==> flow/design.v <==
`timescale 1ns / 1ps
module mat_mul #
	(
        parameter integer DIM_LOG = 2,     
        parameter integer DIM = 2**DIM_LOG,
        parameter integer SIZE = DIM*DIM,
        parameter integer SIZE_LOG = 2*DIM_LOG,
        parameter integer DATA_WIDTH = 32
    )
    (
		input wire  s00_axi_aclk,
		input wire  s00_axi_aresetn,
		output wire  s00_axis_tready,
		input wire [DATA_WIDTH-1 : 0] s00_axis_tdata,
		input wire  s00_axis_tlast,
        input wire  s00_axis_tvalid,
		output wire  m00_axis_tvalid,
        output wire [DATA_WIDTH-1 : 0] m00_axis_tdata,
        output wire [(DATA_WIDTH/8)-1 : 0] m00_axis_tstrb,
        output wire  m00_axis_tlast,
        input wire  m00_axis_tready,
        input wire sel, 
        input wire start
    );
	reg busy;               
	reg item_done;          
	reg matrix_done;        
	reg start_transfer;     
	reg transfer;           
	reg last_transfer;      
	reg mac_enable;         
    reg [DATA_WIDTH-1 : 0] mem_A [0 : SIZE-1];  
    reg [DATA_WIDTH-1 : 0] mem_B [0 : SIZE-1];  
    reg [DATA_WIDTH-1 : 0] mem_R [0 : SIZE-1];  
    reg [DATA_WIDTH-1 : 0] mat_A;    
    reg [DATA_WIDTH-1 : 0] mat_B;    
    reg [DATA_WIDTH-1 : 0] mat_R;    
    reg [SIZE_LOG-1 : 0] addr_stream_in;     
    reg [SIZE_LOG-1 : 0] addr_stream_out;    
    wire [SIZE_LOG-1 : 0] addr_A;    
    wire [SIZE_LOG-1 : 0] addr_B;    
    reg [SIZE_LOG-1 : 0] addr_R;     
    reg [DIM_LOG-1 : 0] row_cnt;     
    reg [DIM_LOG-1 : 0] col_cnt;     
    reg [DIM_LOG-1 : 0] tmp_cnt;     
    wire [DATA_WIDTH-1 : 0] mad;     
    reg [DATA_WIDTH-1 : 0] mac;      
    assign s00_axis_tready = !busy  && s00_axis_tvalid ;  
    always @ (posedge s00_axi_aclk) begin
        if (!s00_axi_aresetn || s00_axis_tlast)
            addr_stream_in <= 0;
        else if (s00_axis_tready)  
            addr_stream_in <= addr_stream_in+1 ;  
    end
    always @ (posedge s00_axi_aclk) begin 
        if (s00_axis_tvalid && !sel && s00_axis_tready)  
            mem_A [addr_stream_in] <= s00_axis_tdata;
        if (busy)  
            mat_A <= mem_A [addr_A];
    end
    always @ (posedge s00_axi_aclk) begin
        if (s00_axis_tvalid && sel && s00_axis_tready)  
            mem_B [addr_stream_in] <= s00_axis_tdata;
        if (busy)  
            mat_B <= mem_B [addr_B];
    end
    assign m00_axis_tstrb = 4'hf;    
    assign m00_axis_tdata = mat_R;   
    assign m00_axis_tlast = last_transfer;   
    assign m00_axis_tvalid =  transfer; 
    always @ (posedge s00_axi_aclk) begin
        if (!s00_axi_aresetn || matrix_done)  
            addr_stream_out <= 0;
        else if ((m00_axis_tready && transfer  || start_transfer  ))  
            addr_stream_out <=   addr_stream_out + 1;  
    end
    always @ (posedge s00_axi_aclk) begin
        if (!s00_axi_aresetn)
            start_transfer <= 0;
        else
            start_transfer <= matrix_done; 
    end
    always @ (posedge s00_axi_aclk) begin
        if (!s00_axi_aresetn || (m00_axis_tlast && m00_axis_tvalid && m00_axis_tready))  
            transfer <= 0;
        else if (start_transfer)  
            transfer <= 1; 
    end
    always @ (posedge s00_axi_aclk) begin
        if (!s00_axi_aresetn)
            last_transfer <= 0;
        else if (m00_axis_tready && transfer || start_transfer)
            last_transfer <= (addr_stream_out == SIZE-1); 
    end
    always @ (posedge s00_axi_aclk) begin
        if (item_done)  
            mem_R [addr_R] <= mad ;  
        if (m00_axis_tready && transfer || start_transfer)  
            mat_R <= mem_R [addr_stream_out];
    end
    always @ (posedge s00_axi_aclk) begin
        if (!s00_axi_aresetn || matrix_done ) 
            busy <= 0;
        else if (start )  
            busy <= 1'b1;
    end
    always @ (posedge s00_axi_aclk) begin
        if (!s00_axi_aresetn)
            item_done <= 0;
        else
            item_done <= (tmp_cnt==DIM-1 && busy) ;  
    end
    always @ (posedge s00_axi_aclk) begin
        if (!s00_axi_aresetn)
            matrix_done <= 0;
        else
            matrix_done <= (row_cnt == DIM-1) && (col_cnt == DIM-1) && (tmp_cnt==DIM-1) ;  
    end
    always @ (posedge s00_axi_aclk) begin
        if (!s00_axi_aresetn || start || tmp_cnt == DIM)  
            tmp_cnt <= 0;
        else if (busy && !matrix_done)  
            tmp_cnt <= tmp_cnt + 1;
    end
    always @ (posedge s00_axi_aclk) begin
        if (!s00_axi_aresetn || start || col_cnt==DIM)  
            col_cnt <= 0;
        else if (busy && tmp_cnt==DIM-1)  
            col_cnt <= col_cnt + 1;
    end
    always @ (posedge s00_axi_aclk) begin
        if (!s00_axi_aresetn || start || row_cnt==DIM)  
            row_cnt <= 0;
        else if (busy && col_cnt == DIM-1 && tmp_cnt==DIM-1)  
            row_cnt <= row_cnt + 1;
    end
    assign addr_A = row_cnt * (DIM) + tmp_cnt;  
    assign addr_B = tmp_cnt * (DIM) + col_cnt;
    always @ (posedge s00_axi_aclk) begin
        if (!s00_axi_aresetn || start)
            addr_R <= 0;
        else if (busy && item_done)  
            addr_R <= addr_R + 1 ;  
    end
    assign mad = mat_A * mat_B + mac;
    always @ (posedge s00_axi_aclk) begin
       if (!s00_axi_aresetn || tmp_cnt==0 )  
           mac <= 0;
       else if (mac_enable)
           mac <= mad ;  
    end
    always @ (posedge s00_axi_aclk) begin
       if (!s00_axi_aresetn)
           mac_enable <= 0;
       else if (busy)
           mac_enable <= 1;  
    end
endmodule
## Reports on mat_mul

Tool output for the design above, in the order of the flow.
Line numbers count from 1 in the design file above.
Operators carry their Yosys type and port widths (W data, S select, Z words).
Cell names lack the library's common part.
The mark - stands for no value.

| design | value |
|---|---|
| top | mat_mul |
| clock input | s00_axi_aclk |
| library | sky130hd |
| library corner | tt_025C_1v80 |

## Word-level counts

Source: Yosys, flattened and elaborated, memories not mapped. Widths are those after wreduce; folded enables and synchronous resets count as part of the registers. Registers that Yosys merges into a memory's read port (data or address) are not register bits. Print and check cells do not count. Equal cells are merged and count once.
Memory sizes are those after Yosys's memory passes, which may raise the word count (mostly to a power of two), join words into wider ones and drop unused or constant bits.

| operators by class | value |
|---|---|
| $add $sub $neg | 9 |
| multipliers | 1 |
| equality and inequality tests | 4 |
| multiplexer cells | 9 |
| reductions and logical operators | 26 |

Operator list:

| operator | count |
|---|---|
| $mul A32 B32 Y32 | 1 |
| $mux W32 | 3 |
| $add A32 B32 Y32 | 1 |
| $logic_and A1 B1 Y1 | 15 |
| $add A4 B1 Y4 const B | 3 |
| $mux W4 | 3 |
| $add A4 B2 Y4 | 2 |
| $logic_or A1 B1 Y1 | 6 |
| $add A2 B1 Y2 const B | 3 |
| $eq A2 B2 Y1 const B | 3 |
| $logic_not A1 Y1 | 4 |
| $eq A4 B4 Y1 const B | 1 |
| $mux W1 | 3 |
| $logic_not A2 Y1 | 1 |

| word-level totals | value |
|---|---|
| bits in registers | 57 |
| RAM bits | 1536 |
| word width x clocked read ports | 96 |
| memory cells | 3 |
| bits of input ports | 39 |
| output and inout bits | 39 |
| cells after elaboration | 66 |

Memories:

| name | words | bits a word | read ports | wr ports | RTL line | text |
|---|---|---|---|---|---|---|
| mem_A | 16 | 32 | 1 | 1 | 32 | `reg [DATA_WIDTH-1 : 0] mem_A [0 : SIZE-1];` |
| mem_B | 16 | 32 | 1 | 1 | 33 | `reg [DATA_WIDTH-1 : 0] mem_B [0 : SIZE-1];` |
| mem_R | 16 | 32 | 1 | 1 | 34 | `reg [DATA_WIDTH-1 : 0] mem_R [0 : SIZE-1];` |

## Longest topological paths

Depth = most cells in a row (Yosys ltp): at word level without a register or memory, in the mapped netlist without a sequential cell, where the memories' decode and read muxes count.

| logic depth | value |
|---|---|
| word-level depth | 4 |
| ABC_AREA | 0 |
| mapped depth | 30 |
| mapped depth without buffers | 27 |

## Netlist

Source: synth_stat.txt of the flow (Yosys; design flattened, memories mapped). It holds for the ABC_AREA given above (unset counts as 0); a run with the other value may have another netlist.
The area totals of this step are shown rounded.

Cell types:

| cell type | count | total area (µm²) |
|---|---|---|
| edfxtp_1 | 1632 | 4.9E+04 |
| mux4_2 | 480 | 1.08E+04 |
| fa_1 | 438 | 8768.41 |
| inv_1 | 510 | 1.91E+03 |
| and2_1 | 292 | 1.83E+03 |
| ha_1 | 137 | 1.71E+03 |
| dfxtp_1 | 57 | 1.14E+03 |
| nand2_1 | 265 | 994.704 |
| xnor2_1 | 70 | 613.088 |
| clkbuf_1 | 162 | 608.083 |
| nor2_1 | 103 | 386.621 |
| mux2i_1 | 31 | 310.298 |
| xor2_1 | 26 | 227.718 |
| buf_1 | 49 | 183.926 |
| a21oi_1 | 31 | 155.149 |
| a21o_1 | 13 | 97.594 |
| o21ai_0 | 15 | 75.072 |
| nand3_1 | 14 | 70.067 |

Not listed: further types 33, cells in them 81.

| mapped netlist | value |
|---|---|
| cells in the netlist | 4406 |
| synthesis area | 79500 µm² |
| sequential area | 50100 µm² |
| mapped flip-flops | 1689 |
| buffer cells | 217 |

## Timing after synthesis

Path of least setup slack by OpenSTA after synthesis, without wires, with an ideal clock, recovery checks aside; 20% of the period is set as input and as output delay. Where synthesis merged equal registers, the netlist keeps one of their names.

| timing post-synthesis | value |
|---|---|
| path type | flip-flop to flip-flop |
| from | reg mat_A[13] |
| to | reg mac[29] |
| period | 10.0 ns |
| library setup time | 0.066 ns |
| time at the first pin | 0.000 ns |
| arrival time | 7.391 ns |
| data required time | 9.934 ns |
| setup slack | 2.542 ns |
| path delay | 7.457 ns |
| stages | 29 |
| buffers on the path | 3 |
| synthesis period reached | 7.458 ns |

"path delay" is the arrival time less input delay plus setup time.
"stages": output pins that drive a net of the path, with the launching flip-flop's if there is one; two outputs of one cell count as two.
"synthesis period reached" is the clock period less the worst setup slack; recovery checks do not enter. This is arithmetic on one report: input and output delays are still those of the set period (20% each).
The rows between start and end are the longest chain of elaborated cells between them; the timing report does not say that the signal goes this way. Where chains are equally long, one stands for them.
A line is the first line of the expression or statement that the cell stems from. Yosys adds cells for indexed reads and writes and turns some case tables into memories.

| between the ends, post-synthesis | value |
|---|---|
| cell sequence | edfxtp_1 clkbuf_1 clkbuf_1 and2_1 fa_1 fa_1 fa_1 inv_1 fa_1 inv_1 fa_1 inv_1 fa_1 inv_1 fa_1 inv_1 fa_1 inv_1 ha_1 clkbuf_1 a21oi_1 o21ai_0 a22oi_1 o211ai_1 a2111oi_0 o21bai_1 xor2_1 mux2i_1 nor2_1 |
| cells in the longest elaborated chain | 2 |
| elaborated cells on any way between the ends | 2 |
| RTL lines with such cells | 1 |
| those cells by class | add/sub (1); mul (1) |

RTL lines, path post-synthesis:

| item | RTL line | text |
|---|---|---|
| from (decl) | 35 | `reg [DATA_WIDTH-1 : 0] mat_A;` |
| $mul A32 B32 Y32 | 145 | `assign mad = mat_A * mat_B + mac;` |
| $add A32 B32 Y32 | 145 |  |
| to (assign) | 148 | `mac <= 0;` |
| to (assign) | 150 | `mac <= mad ;` |
| to (decl) | 47 | `reg [DATA_WIDTH-1 : 0] mac;` |

Nets of the timed path that keep an RTL name, with a line that drives or declares them; the list need not be complete.

Named nets, post-synthesis:

| signal | RTL line |
|---|---|
| mad[29] | 145 |

## Path in the finished layout

From the final timing report of run 1: the path of least setup slack in the routed layout; clock arrival at registers is part of the times.

| timing post-layout | value |
|---|---|
| path type | flip-flop to flip-flop |
| from | reg mat_B[0] |
| to | mem mem_R[3][31] |
| period | 9.07 ns |
| library setup time | 0.27 ns |
| time at the first pin | 0.84 ns |
| arrival time | 9.02 ns |
| data required time | 9.59 ns |
| setup slack | 0.57 ns |
| stages | 26 |
| buffers on the path | 2 |

The rows between start and end are the longest chain of elaborated cells between them; the timing report does not say that the signal goes this way. Where chains are equally long, one stands for them.

| between the ends, post-layout | value |
|---|---|
| cell sequence | edfxtp_1 buf_4 nand2_1 fa_1 fa_1 inv_1 fa_1 inv_1 fa_1 inv_1 fa_1 inv_1 fa_1 fa_1 fa_1 inv_1 ha_1 a21oi_1 o21ai_0 a22oi_1 o211ai_1 a2111oi_0 buf_4 o21ai_0 nand3_1 and2_1 |
| cells in the longest elaborated chain | 3 |
| elaborated cells on any way between the ends | 3 |
| RTL lines with such cells | 2 |
| those cells by class | add/sub (1); mul (1); mux (1) |

RTL lines, path post-layout:

| item | RTL line | text |
|---|---|---|
| from (decl) | 36 | `reg [DATA_WIDTH-1 : 0] mat_B;` |
| $mul A32 B32 Y32 | 145 | `assign mad = mat_A * mat_B + mac;` |
| $add A32 B32 Y32 | 145 |  |
| $mux W32 | 96 | `if (item_done)` |
| to (decl) | 34 | `reg [DATA_WIDTH-1 : 0] mem_R [0 : SIZE-1];` |

Data sheet: physical implementation of mat_mul

Record of 5 stored runs of the RTL-to-layout flow on mat_mul, platform sky130hd. The runs are unordered. Constraints: input delay and output delay 20% of the set period each, output load 0.01 pF.
"clock period reached" means the clock period less the worst setup slack. The figure is calculated, with input and output delays left at 20% of the set period.
"worst path time" is the time allowed to the run's worst setup path (the clock period less input and output delay, where it has them) less its slack. Clock arrival times count: a late capture clock shortens it, a late launch clock lengthens it.
Results are given in rounded form.

#### Run 1

| setting | value |
|---|---|
| CORE_UTILIZATION | `40` |
| PLACE_DENSITY | `0.6` |
| period_ns | `9.07` |
| CAP_MARGIN | `20` |
| CORE_MARGIN | `2` |
| SLEW_MARGIN | `20` |

| result | value |
|---|---|
| final utilization | 45.4 % |
| worst path time | 8.50 ns |
| worst setup path type | flip-flop to flip-flop |
| synthesized cell area | 79500 µm² |
| clock period reached | 8.501 ns |
| setup slack of the critical path | 0.569 ns |
| post-route setup TNS | 0.000 ns |
| die outline area | 202000 µm² |
| std-cell area (final layout) | 89600 µm² |
| worst hold slack | 0.479 ns |

#### Run 2

| setting | value |
|---|---|
| CAP_MARGIN | `40` |
| CELL_PAD_IN_SITES_DETAIL_PLACEMENT | `0` |
| CORE_MARGIN | `2` |
| CORE_UTILIZATION | `44` |
| CTS_CLUSTER_SIZE | `93` |
| GPL_ROUTABILITY_DRIVEN | `1` |
| PLACE_DENSITY_LB_ADDON | `0.11` |
| SETUP_SLACK_MARGIN | `3.51` |
| period_ns | `13.8` |
| SLEW_MARGIN | `20` |

| result | value |
|---|---|
| final utilization | 50.0 % |
| worst path time | 8.50 ns |
| worst setup path type | flip-flop to flip-flop |
| synthesized cell area | 79500 µm² |
| clock period reached | 8.501 ns |
| setup slack of the critical path | 5.30 ns |
| post-route setup TNS | 0.000 ns |
| die outline area | 184000 µm² |
| std-cell area (final layout) | 90100 µm² |
| worst hold slack | 0.487 ns |

#### Run 3

| setting | value |
|---|---|
| ABC_AREA | `1` |
| CAP_MARGIN | `5` |
| CELL_PAD_IN_SITES_DETAIL_PLACEMENT | `0` |
| CELL_PAD_IN_SITES_GLOBAL_PLACEMENT | `0` |
| CORE_ASPECT_RATIO | `0.65` |
| CORE_MARGIN | `9` |
| CORE_UTILIZATION | `25` |
| CTS_CLUSTER_SIZE | `68` |
| GPL_ROUTABILITY_DRIVEN | `1` |
| MAX_ROUTING_LAYER | `met4` |
| MIN_ROUTING_LAYER | `met1` |
| SETUP_SLACK_MARGIN | `-0.4` |
| TNS_END_PERCENT | `95` |
| period_ns | `6.35` |
| SLEW_MARGIN | `20` |

| result | value |
|---|---|
| final utilization | 29.5 % |
| worst path time | 6.99 ns |
| worst setup path type | flip-flop to flip-flop |
| synthesized cell area | 82500 µm² |
| clock period reached | 6.991 ns |
| setup slack of the critical path | -0.641 ns |
| post-route setup TNS | -135 ns |
| die outline area | 352000 µm² |
| std-cell area (final layout) | 96700 µm² |
| worst hold slack | 0.472 ns |

#### Run 4

| setting | value |
|---|---|
| ABC_AREA | `1` |
| CAP_MARGIN | `15` |
| CELL_PAD_IN_SITES_DETAIL_PLACEMENT | `2` |
| CORE_ASPECT_RATIO | `0.92` |
| CORE_UTILIZATION | `45` |
| CTS_CLUSTER_SIZE | `11` |
| GPL_TIMING_DRIVEN | `0` |
| HOLD_SLACK_MARGIN | `0.19` |
| MAX_ROUTING_LAYER | `met4` |
| PLACE_DENSITY_LB_ADDON | `0.08` |
| SETUP_SLACK_MARGIN | `-0.6` |
| SLEW_MARGIN | `15` |
| period_ns | `15.7` |
| CORE_MARGIN | `2` |

| result | value |
|---|---|
| final utilization | 51.6 % |
| worst path time | 9.97 ns |
| worst setup path type | flip-flop to flip-flop |
| synthesized cell area | 82500 µm² |
| clock period reached | 9.967 ns |
| setup slack of the critical path | 5.73 ns |
| post-route setup TNS | 0.000 ns |
| die outline area | 187000 µm² |
| std-cell area (final layout) | 93900 µm² |
| worst hold slack | 0.538 ns |

#### Run 5

| setting | value |
|---|---|
| ABC_AREA | `1` |
| CAP_MARGIN | `15` |
| CELL_PAD_IN_SITES_DETAIL_PLACEMENT | `2` |
| CELL_PAD_IN_SITES_GLOBAL_PLACEMENT | `1` |
| CORE_ASPECT_RATIO | `0.92` |
| CORE_UTILIZATION | `45` |
| CTS_CLUSTER_SIZE | `47` |
| GPL_TIMING_DRIVEN | `0` |
| MAX_ROUTING_LAYER | `met4` |
| PLACE_DENSITY_LB_ADDON | `0.08` |
| SETUP_SLACK_MARGIN | `-0.6` |
| SLEW_MARGIN | `15` |
| period_ns | `11.3` |
| CORE_MARGIN | `2` |

| result | value |
|---|---|
| final utilization | 51.9 % |
| worst path time | 9.56 ns |
| worst setup path type | flip-flop to flip-flop |
| synthesized cell area | 82500 µm² |
| clock period reached | 9.559 ns |
| setup slack of the critical path | 1.74 ns |
| post-route setup TNS | 0.000 ns |
| die outline area | 187000 µm² |
| std-cell area (final layout) | 94400 µm² |
| worst hold slack | 0.523 ns |
